==> flow/design.v <==
    `timescale 1ns / 1ps
    module chip8_cpu (
        input wire clk,
        input wire reset,
        input wire [7:0] mem_data_in,
        input wire [15:0] key_pressed,
        output reg mem_read,
        output reg [11:0] mem_addr_out,
        output reg [7:0] mem_data_out,
        output reg mem_write
    );
        reg [11:0]    pc;
        reg [11:0]    I;
        reg [7:0]     V[0:15];
        reg [15:0]    opcode;
        reg [3:0]     state;
        reg [3:0]     pc_data;
        reg [11:0]    stack[0:15];
        reg [7:0]     opcode_fh;
        reg [7:0]     opcode_sh;
        reg [7:0]     delay_timer,sound_timer; 
        reg [20:0]    one_hz;
        reg [3:0]     i;
        reg [15:0]    lfsr;       
        reg [1:0]     bcd_step;   
        wire [7:0]    vx = V[opcode[11:8]];
        wire [7:0]    vy = V[opcode[7:4]];
        wire [8:0]    add_xy = {1'b0, vx} + {1'b0, vy};
        wire [7:0]    bcd_h = vx / 8'd100;
        wire [7:0]    bcd_t = (vx / 8'd10) % 8'd10;
        wire [7:0]    bcd_o = vx % 8'd10;
        reg  [3:0]    key_idx;
        integer       k;
        always @(*) begin
            key_idx = 4'd0;
            for (k = 15; k >= 0; k = k - 1)
                if (key_pressed[k]) key_idx = k[3:0];
        end
        localparam FETCH1 = 0;
        localparam FETCH1_WAIT = 1;
        localparam FETCH2 = 2;
        localparam FETCH2_WAIT = 3;
        localparam LASTFETCH = 4;
        localparam EXECUTE = 5;
        localparam LASTFETCH_WAIT = 6;
        localparam STORE = 7;
        localparam RETRIEVE = 8;
        localparam RETRIEVE_WAIT = 9;
        localparam RETRIEVE_WAIT2 = 10;
        localparam BCD = 11;
        localparam KEYWAIT = 12;
        always @(posedge clk or posedge reset) begin
            if(reset) begin
                pc <= 12'h200;
                state <= FETCH1;
                opcode <= 0;
                I <= 12'd0;
                opcode_fh <= 0;
                opcode_sh <= 0;
                mem_read <= 0;
                mem_write <= 0;
                delay_timer <= 0;
                pc_data <= 0;
                one_hz <= 0;
                sound_timer <= 0;
                lfsr <= 16'hACE1;
                bcd_step <= 0;
            end else begin
                if (one_hz == 833333) begin  
                    one_hz <= 0;
                    if (delay_timer > 0)
                        delay_timer <= delay_timer - 1;
                    if (sound_timer > 0)
                        sound_timer <= sound_timer - 1;
                end else begin
                    one_hz <= one_hz + 1;
                end
                mem_read <= 0;
                mem_write <= 0;
            case(state)
                FETCH1: begin
                    mem_addr_out <= pc;
                    mem_read <= 1;
                    state <= FETCH1_WAIT;
                end
                FETCH1_WAIT: begin
                    state <= FETCH2;
                end
                FETCH2: begin
                    opcode_fh <= mem_data_in;
                    mem_addr_out <= pc + 1;
                    mem_read <= 1;
                    state <= FETCH2_WAIT;
                end
                FETCH2_WAIT: begin
                    state <= LASTFETCH;
                end
                LASTFETCH: begin
                    opcode_sh <= mem_data_in;
                    state <= LASTFETCH_WAIT;
                end 
                LASTFETCH_WAIT: begin
                    opcode <= {opcode_fh, opcode_sh};
                    state <= EXECUTE;
                end
                EXECUTE: begin
                    pc <= pc + 2;
                    state <= FETCH1;
                    case(opcode[15:12])                     
                        4'h6: begin
                            V[opcode[11:8]] <= opcode[7:0];
                        end
                        4'h7: begin
                            V[opcode[11:8]] <= V[opcode[11:8]] + opcode[7:0];
                        end
                        4'h1: begin
                            pc <= opcode[11:0];
                        end 
                        4'h2: begin
                            stack[pc_data] <= pc + 2;
                            pc <= opcode[11:0];
                            pc_data <= pc_data + 1;
                        end
                        4'h9: begin
                            if (vx != vy)
                                pc <= pc + 4;
                        end
                        4'h5: begin
                            if (vx == vy)
                                pc <= pc + 4;
                        end
                        4'h3: begin
                            if (vx == opcode[7:0])
                                pc <= pc + 4;
                        end
                        4'h4: begin
                            if (vx != opcode[7:0])
                                pc <= pc + 4;
                        end
                        4'h8: begin
                            case(opcode[3:0])
                                4'h0: V[opcode[11:8]] <= vy;
                                4'h1: V[opcode[11:8]] <= vx | vy;
                                4'h2: V[opcode[11:8]] <= vx & vy;
                                4'h3: V[opcode[11:8]] <= vx ^ vy;
                                4'h4: begin
                                    V[opcode[11:8]] <= add_xy[7:0];
                                    V[15] <= {7'd0, add_xy[8]};
                                end
                                4'h5: begin
                                    V[opcode[11:8]] <= vx - vy;
                                    V[15] <= {7'd0, vx >= vy};
                                end
                                4'h6: begin
                                    V[opcode[11:8]] <= vx >> 1;
                                    V[15] <= {7'd0, vx[0]};
                                end 
                                4'h7: begin
                                    V[opcode[11:8]] <= vy - vx;
                                    V[15] <= {7'd0, vy >= vx};
                                end
                                4'hE: begin
                                    V[opcode[11:8]] <= vx << 1;
                                    V[15] <= {7'd0, vx[7]};
                                end
                                default: ;
                            endcase
                        end
                        4'hA: begin 
                            I <= opcode[11:0];
                        end
                        4'hB: begin
                            pc <= opcode[11:0] + {4'd0, V[0]};
                        end
                        4'hC: begin
                            V[opcode[11:8]] <= opcode[7:0] & lfsr[7:0];
                            lfsr <= {lfsr[14:0], lfsr[15] ^ lfsr[13] ^ lfsr[12] ^ lfsr[10]};
                        end
                        4'hE: begin
                            case(opcode[7:0])
                                8'h9E: begin
                                    if (key_pressed[vx[3:0]])
                                        pc <= pc + 4;
                                end
                                8'hA1: begin
                                    if (key_pressed[vx[3:0]] != 1)
                                        pc <= pc + 4;
                                end
                                default: ;
                            endcase        
                        end    
                        4'hF: begin
                            case(opcode[7:0])
                                8'h07: begin
                                    V[opcode[11:8]] <= delay_timer;
                                end
                                8'h0A: begin
                                    pc <= pc;
                                    state <= KEYWAIT;
                                end
                                8'h15: begin
                                    delay_timer <= V[opcode[11:8]];
                                end
                                8'h18: begin
                                    sound_timer <= V[opcode[11:8]];
                                end
                                8'h1E: begin
                                    I <= I + V[opcode[11:8]];
                                end
                                8'h29: begin
                                    I <= {8'd0, vx[3:0]} * 12'd5;
                                end
                                8'h33: begin
                                    pc <= pc;
                                    bcd_step <= 0;
                                    state <= BCD;
                                end
                                8'h55: begin
                                    pc <= pc;
                                    i <= 0;
                                    state <= STORE;
                                end
                                8'h65: begin
                                    pc <= pc;
                                    i <= 0;
                                    state <= RETRIEVE;
                                end 
                                default: ;
                            endcase
                        end
                        4'hD: begin    
                        end
                        4'h0: begin
                            if (opcode[11:0] == 12'h0EE) begin
                                pc <= stack[pc_data - 1];
                                pc_data <= pc_data - 1;
                            end
                        end
                        default: ;
                    endcase 
                end
                STORE: begin 
                    mem_addr_out <= I + i;
                    mem_data_out <= V[i];
                    mem_write <= 1;
                    if (i == opcode[11:8]) begin
                        pc <= pc + 2;
                        state <= FETCH1;
                    end else begin
                        i <= i+1;
                        state <= STORE;
                    end
                end
                RETRIEVE: begin
                    mem_addr_out <= I + i;
                    mem_read <= 1;
                    state <= RETRIEVE_WAIT;
                end
                RETRIEVE_WAIT: begin
                    state <= RETRIEVE_WAIT2;
                end
                RETRIEVE_WAIT2: begin
                  V[i] <= mem_data_in;
                  if (i == opcode[11:8]) begin
                      pc <= pc + 2;
                      state <= FETCH1;
                  end else begin
                      i <= i + 1;
                      state <= RETRIEVE;
                  end
                end
                BCD: begin
                    mem_addr_out <= I + bcd_step;
                    mem_data_out <= (bcd_step == 0) ? bcd_h : (bcd_step == 1) ? bcd_t : bcd_o;
                    mem_write <= 1;
                    if (bcd_step == 2) begin
                        pc <= pc + 2;
                        state <= FETCH1;
                    end else begin
                        bcd_step <= bcd_step + 1;
                    end
                end
                KEYWAIT: begin
                    if (key_pressed != 16'd0) begin
                        V[opcode[11:8]] <= {4'd0, key_idx};
                        pc <= pc + 2;
                        state <= FETCH1;
                    end
                end
                default: state <= FETCH1;
            endcase
          end
        end
    endmodule
Step by step through the tools: chip8_cpu
Tool output for the design above, in the order of the flow.
Line numbers count from 1 in the design file above.
Operators: Yosys type, input widths -> output width; for muxes data width and select width s.
Cell names lack the library's common part.
{ "design": {"top": "chip8_cpu", "clk_port": "clk", "lib": "sky130hd", "corner": "tt_025C_1v80"} }

Word-level counts
Counts by Yosys on the flattened word-level netlist (proc, flatten, opt, wreduce). Print and check cells are left out.
{ "word_totals": {"elab_cells": 910, "output_inout_bits": 22, "regBits": 457, "input_bits": 26} }
{ "classes": {"reduce_logical": 66, "div": 4, "muxes": 385, "n_cmp": 3, "n_logic": 8, "eq_ne": 377, "n_shift": 1, "n_mul": 1, "addsub": 17} }
{ "op_table": {"columns": ["op", "count"], "rows": [
  ["$mux 8", 279],
  ["$pmux 8 s9", 16],
  ["$pmux 8 s5", 16],
  ["$ne 4x4->1 const B", 139],
  ["$pmux 8 s3", 16],
  ["$pmux 8 s16", 3],
  ["$reduce_and 21->1", 15],
  ["$eq 4x4->1 const B", 53],
  ["$ne 3x3->1 const B", 67],
  ["$pmux 12 s16", 1],
  ["$mux 12", 11],
  ["$eq 4x3->1 const B", 32],
  ["$pmux 12 s9", 1],
  ["$pmux 12 s4", 2],
  ["$mux 4", 24],
  ["$ne 2x2->1 const B", 40],
  ["$pmux 12 s2", 3],
  ["$reduce_and 4->1", 17],
  ["$eq 4x2->1 const B", 16],
  ["$mod 8x4->8 const B", 2],
  ["$div 8x7->8 const B", 1],
  ["$pmux 4 s13", 1],
  ["$eq 4x1->1 const B", 8],
  ["$logic_not 4->1", 8],
  ["$div 8x4->8 const B", 1],
  ["$add 12x8->12", 2],
  ["$add 21x1->21 const B", 1],
  ["$eq 21x20->1 const B", 1]
]} }
Other operator kinds: 57; their cells: 86.

Longest topological paths
Yosys ltp: most cells in a row. Word level: on the elaborated netlist, between registers, memories and ports. Mapped: between sequential cells and ports; inverters and the memories' decode and read muxes count.
{ "logic_depth": {"word_depth": 19, "abc_area": 0, "depth_mapped": 59, "depth_no_buf": 56} }

Netlist
Yosys stat after the flow's synthesis: flattened, memories mapped to cells. It holds for the ABC_AREA given above (unset counts as 0); a run with the other value may have another netlist.
{ "types": {"columns": ["cell", "count", "area_total_um2"], "rows": [
  ["edfxtp_1", 344, 1.03E+04],
  ["dfrtp_1", 112, 2.8E+03],
  ["ha_1", 112, 1.4E+03],
  ["nand2_1", 252, 945.907],
  ["o21ai_0", 180, 900.864],
  ["nor2_1", 209, 784.502],
  ["a21oi_1", 145, 725.696],
  ["xnor2_1", 72, 630.605],
  ["mux2_2", 53, 596.822],
  ["a22oi_1", 76, 570.547],
  ["a221oi_1", 63, 551.779],
  ["mux2i_1", 49, 490.47],
  ["clkbuf_1", 124, 465.446],
  ["nand3_1", 87, 435.418],
  ["a22o_1", 45, 394.128],
  ["xor2_1", 45, 394.128],
  ["inv_1", 87, 326.563],
  ["dfstp_2", 10, 262.752]
]} }
Other cell types: 90; their cells: 673.
{ "mapped": {"flip_flops": 466, "synth_area_um2": 28250.8, "sequential_area_um2": 13395.3, "cells": 2738, "n_buf": 170} }

Path before layout
Path of least setup slack by OpenSTA after synthesis, without wires, with an ideal clock, recovery checks aside; 20% of the period is set as input and as output delay. Where synthesis merged equal registers, the netlist keeps one of their names.
{ "synth_timing": {"kind": "register -> register", "from": "register opcode[8]", "to": "register mem_data_out[2]", "launch_ps": 0, "setup_slack_ps": 801, "path_delay_ps": 11199, "required_time_ps": 11739, "clock_period_ps": 12000, "n_path_buf": 2, "arrival_time_ps": 10938, "setup_time_ps": 261, "stages": 55, "synth_period_reached_ps": 11199} }
"path_delay_ps" is the arrival time less input delay plus setup time.
"stages" counts driving pins, that of a launching flip-flop among them; a cell with two outputs on the path counts twice.
"synth_period_reached_ps" = period - worst setup slack (recovery checks aside). The figure is calculated, with input and output delays left at 20% of the set period.
The rows between start and end are the longest chain of elaborated cells between them; the timing report does not say that the signal goes this way. Where chains are equally long, one stands for them.
Each line given opens the expression or statement behind the cell; cells for indexed reads and writes are added by Yosys, which also makes memories of some case tables.
{ "synth_via": {"path_cell_list": "dfrtp_1 > buf_4 > nand2_1 > nor3_1 > or4_1 > o32a_4 > buf_2 > ha_1 > nand3_1 > nor4b_2 > a21oi_2 > mux2i_4 > ha_1 > o21ai_0 > a21oi_1 > mux2i_1 > ha_1 > o21a_1 > [19 not listed] > a31o_2 > o31ai_2 > xnor2_1 > mux2_2 > ha_1 > nand2_1 > nor3b_1 > mux2i_1 > nor2b_1 > o311a_1 > a211o_1 > nor4_4 > or3_1 > nand2_1 > inv_2 > ha_1 > a21o_1 > a221o_1", "elab_chain_len": 7, "cone_cells": 24, "classes_between": "4 x div; 15 x eq/ne; 4 x mux; 1 x reduce/logical"} }
{ "synth_lines": {"columns": ["item", "line", "source"], "rows": [
  ["start, declared", 15, "reg [15:0]    opcode;"],
  ["start, assigned", 56, "opcode <= 0;"],
  ["start, assigned", 103, "opcode <= {opcode_fh, opcode_sh};"],
  ["$eq 4x4->1", 26, "wire [7:0]    vx = V[opcode[11:8]];"],
  ["$pmux 8 s16", 26, null],
  ["$div 8x4->8", 30, "wire [7:0]    bcd_t = (vx / 8'd10) % 8'd10;"],
  ["$mod 8x4->8", 30, null],
  ["$mux 8 x2", 274, "mem_data_out <= (bcd_step == 0) ? bcd_h : (bcd_step == 1) ? bcd_t : bcd_o;"],
  ["$pmux 8 s2", 80, "case(state)"],
  ["end, assigned", 244, "mem_data_out <= V[i];"],
  ["end, assigned", 274, null],
  ["end, declared", 9, "output reg [7:0] mem_data_out,"]
]} }

Path in the finished layout
From the final timing report of job 1: the path of least setup slack in the routed layout; clock arrival at registers is part of the times.
The path's times are printed in steps of 10 ps; the period is the one set.
{ "layout_timing": {"kind": "register -> register", "from": "register opcode[9]", "to": "register mem_data_out[2]", "n_path_buf": 1, "setup_time_ps": 250, "stages": 55, "arrival_time_ps": 10910, "required_time_ps": 12040, "launch_ps": 590, "setup_slack_ps": 1130, "clock_period_ps": 11700} }
The rows between start and end are the longest chain of elaborated cells between them; the timing report does not say that the signal goes this way. Where chains are equally long, one stands for them.
{ "layout_via": {"path_cell_list": "dfrtp_4 > mux2i_1 > a2111oi_0 > or4_4 > o32a_4 > ha_2 > nand3_4 > nor4b_4 > a21o_1 > nor2_1 > ha_1 > o21a_1 > o21ai_2 > a21oi_4 > mux2i_2 > ha_1 > o21a_1 > o21a_1 > [19 not listed] > o31ai_4 > xnor2_1 > mux2_4 > ha_4 > nand2_4 > nor3b_4 > mux2i_1 > nor2b_1 > o311a_1 > a211o_1 > nor4_4 > buf_4 > or3_4 > nand2_4 > inv_4 > ha_4 > a21o_1 > a221o_1", "elab_chain_len": 7, "cone_cells": 24, "classes_between": "4 x div; 15 x eq/ne; 4 x mux; 1 x reduce/logical"} }
{ "layout_lines": {"columns": ["item", "line", "source"], "rows": [
  ["start, declared", 15, "reg [15:0]    opcode;"],
  ["start, assigned", 56, "opcode <= 0;"],
  ["start, assigned", 103, "opcode <= {opcode_fh, opcode_sh};"],
  ["$eq 4x4->1", 26, "wire [7:0]    vx = V[opcode[11:8]];"],
  ["$pmux 8 s16", 26, null],
  ["$div 8x4->8", 30, "wire [7:0]    bcd_t = (vx / 8'd10) % 8'd10;"],
  ["$mod 8x4->8", 30, null],
  ["$mux 8 x2", 274, "mem_data_out <= (bcd_step == 0) ? bcd_h : (bcd_step == 1) ? bcd_t : bcd_o;"],
  ["$pmux 8 s2", 80, "case(state)"],
  ["end, assigned", 244, "mem_data_out <= V[i];"],
  ["end, assigned", 274, null],
  ["end, declared", 9, "output reg [7:0] mem_data_out,"]
]} }

Settings and measured results of 2 stored flow runs for module chip8_cpu (sky130hd), not sorted in any way. The constraints put input and output delay at 20% of the set period each and load the outputs with 0.01 pF.
"achievedPeriod_ps" is the run's clock period less its worst setup slack. It is reckoned from that one timing run; input and output delays stay at 20% of the period that was set.
"power.total_mw" rests on the timing tool's default activity at the inputs, not on a simulated workload.

Job 1
==> flow/run.sh <==
#!/bin/bash
# the make line also repeats the synthesis and layout settings of config.mk as NAME=value (left out here)
make -C /OpenROAD-flow-scripts/flow DESIGN_CONFIG=/design/flow/config.mk WORK_HOME=/design/flow/orfs CLKGATE_MAP_FILE= finish
==> flow/config.mk <==
export PLATFORM = sky130hd
export DESIGN_NAME = chip8_cpu
export DESIGN_NICKNAME = chip8_cpu
export VERILOG_FILES = /design/flow/design.v
export SDC_FILE = /design/flow/constraint.sdc
export NUM_CORES = 4
export LEC_CHECK = 0
export CAP_MARGIN = 20
export CORE_MARGIN = 2
export CORE_UTILIZATION = 40
export SETUP_SLACK_MARGIN = 2.35
export SLEW_MARGIN = 20
==> flow/constraint.sdc <==
create_clock -name core_clock -period 11.7 [get_ports {clk}]
set_input_delay 2.3400 -clock core_clock [delete_from_list [all_inputs] [get_ports {clk}]]
set_output_delay 2.3400 -clock core_clock [all_outputs]
set_load 0.01 [all_outputs]

==> results of job 1, as JSON <==
{
  "setupTns_ps": 0,
  "setup_ws_ps": 1131,
  "achievedPeriod_ps": 10569,
  "power.total_mw": 5.199,
  "design.die.area_um2": 72767.8,
  "yosys.chip_area_um2": 28250.8,
  "final_util_frac": 0.465,
  "timing.hold.ws_ps": 343
}

Job 2
==> flow/run.sh <==
#!/bin/bash
# the make line also repeats the synthesis and layout settings of config.mk as NAME=value (left out here)
make -C /OpenROAD-flow-scripts/flow DESIGN_CONFIG=/design/flow/config.mk WORK_HOME=/design/flow/orfs CLKGATE_MAP_FILE= finish
==> flow/config.mk <==
export PLATFORM = sky130hd
export DESIGN_NAME = chip8_cpu
export DESIGN_NICKNAME = chip8_cpu
export VERILOG_FILES = /design/flow/design.v
export SDC_FILE = /design/flow/constraint.sdc
export NUM_CORES = 4
export LEC_CHECK = 0
export CAP_MARGIN = 20
export CORE_MARGIN = 2
export CORE_UTILIZATION = 40
export SLEW_MARGIN = 20
==> flow/constraint.sdc <==
create_clock -name core_clock -period 11.7 [get_ports {clk}]
set_input_delay 2.3400 -clock core_clock [delete_from_list [all_inputs] [get_ports {clk}]]
set_output_delay 2.3400 -clock core_clock [all_outputs]
set_load 0.01 [all_outputs]

==> results of job 2, as JSON <==
{
  "setupTns_ps": 0,
  "setup_ws_ps": 541,
  "achievedPeriod_ps": 11159,
  "power.total_mw": 5.030,
  "design.die.area_um2": 72767.8,
  "yosys.chip_area_um2": 28250.8,
  "final_util_frac": 0.457,
  "timing.hold.ws_ps": 347
}
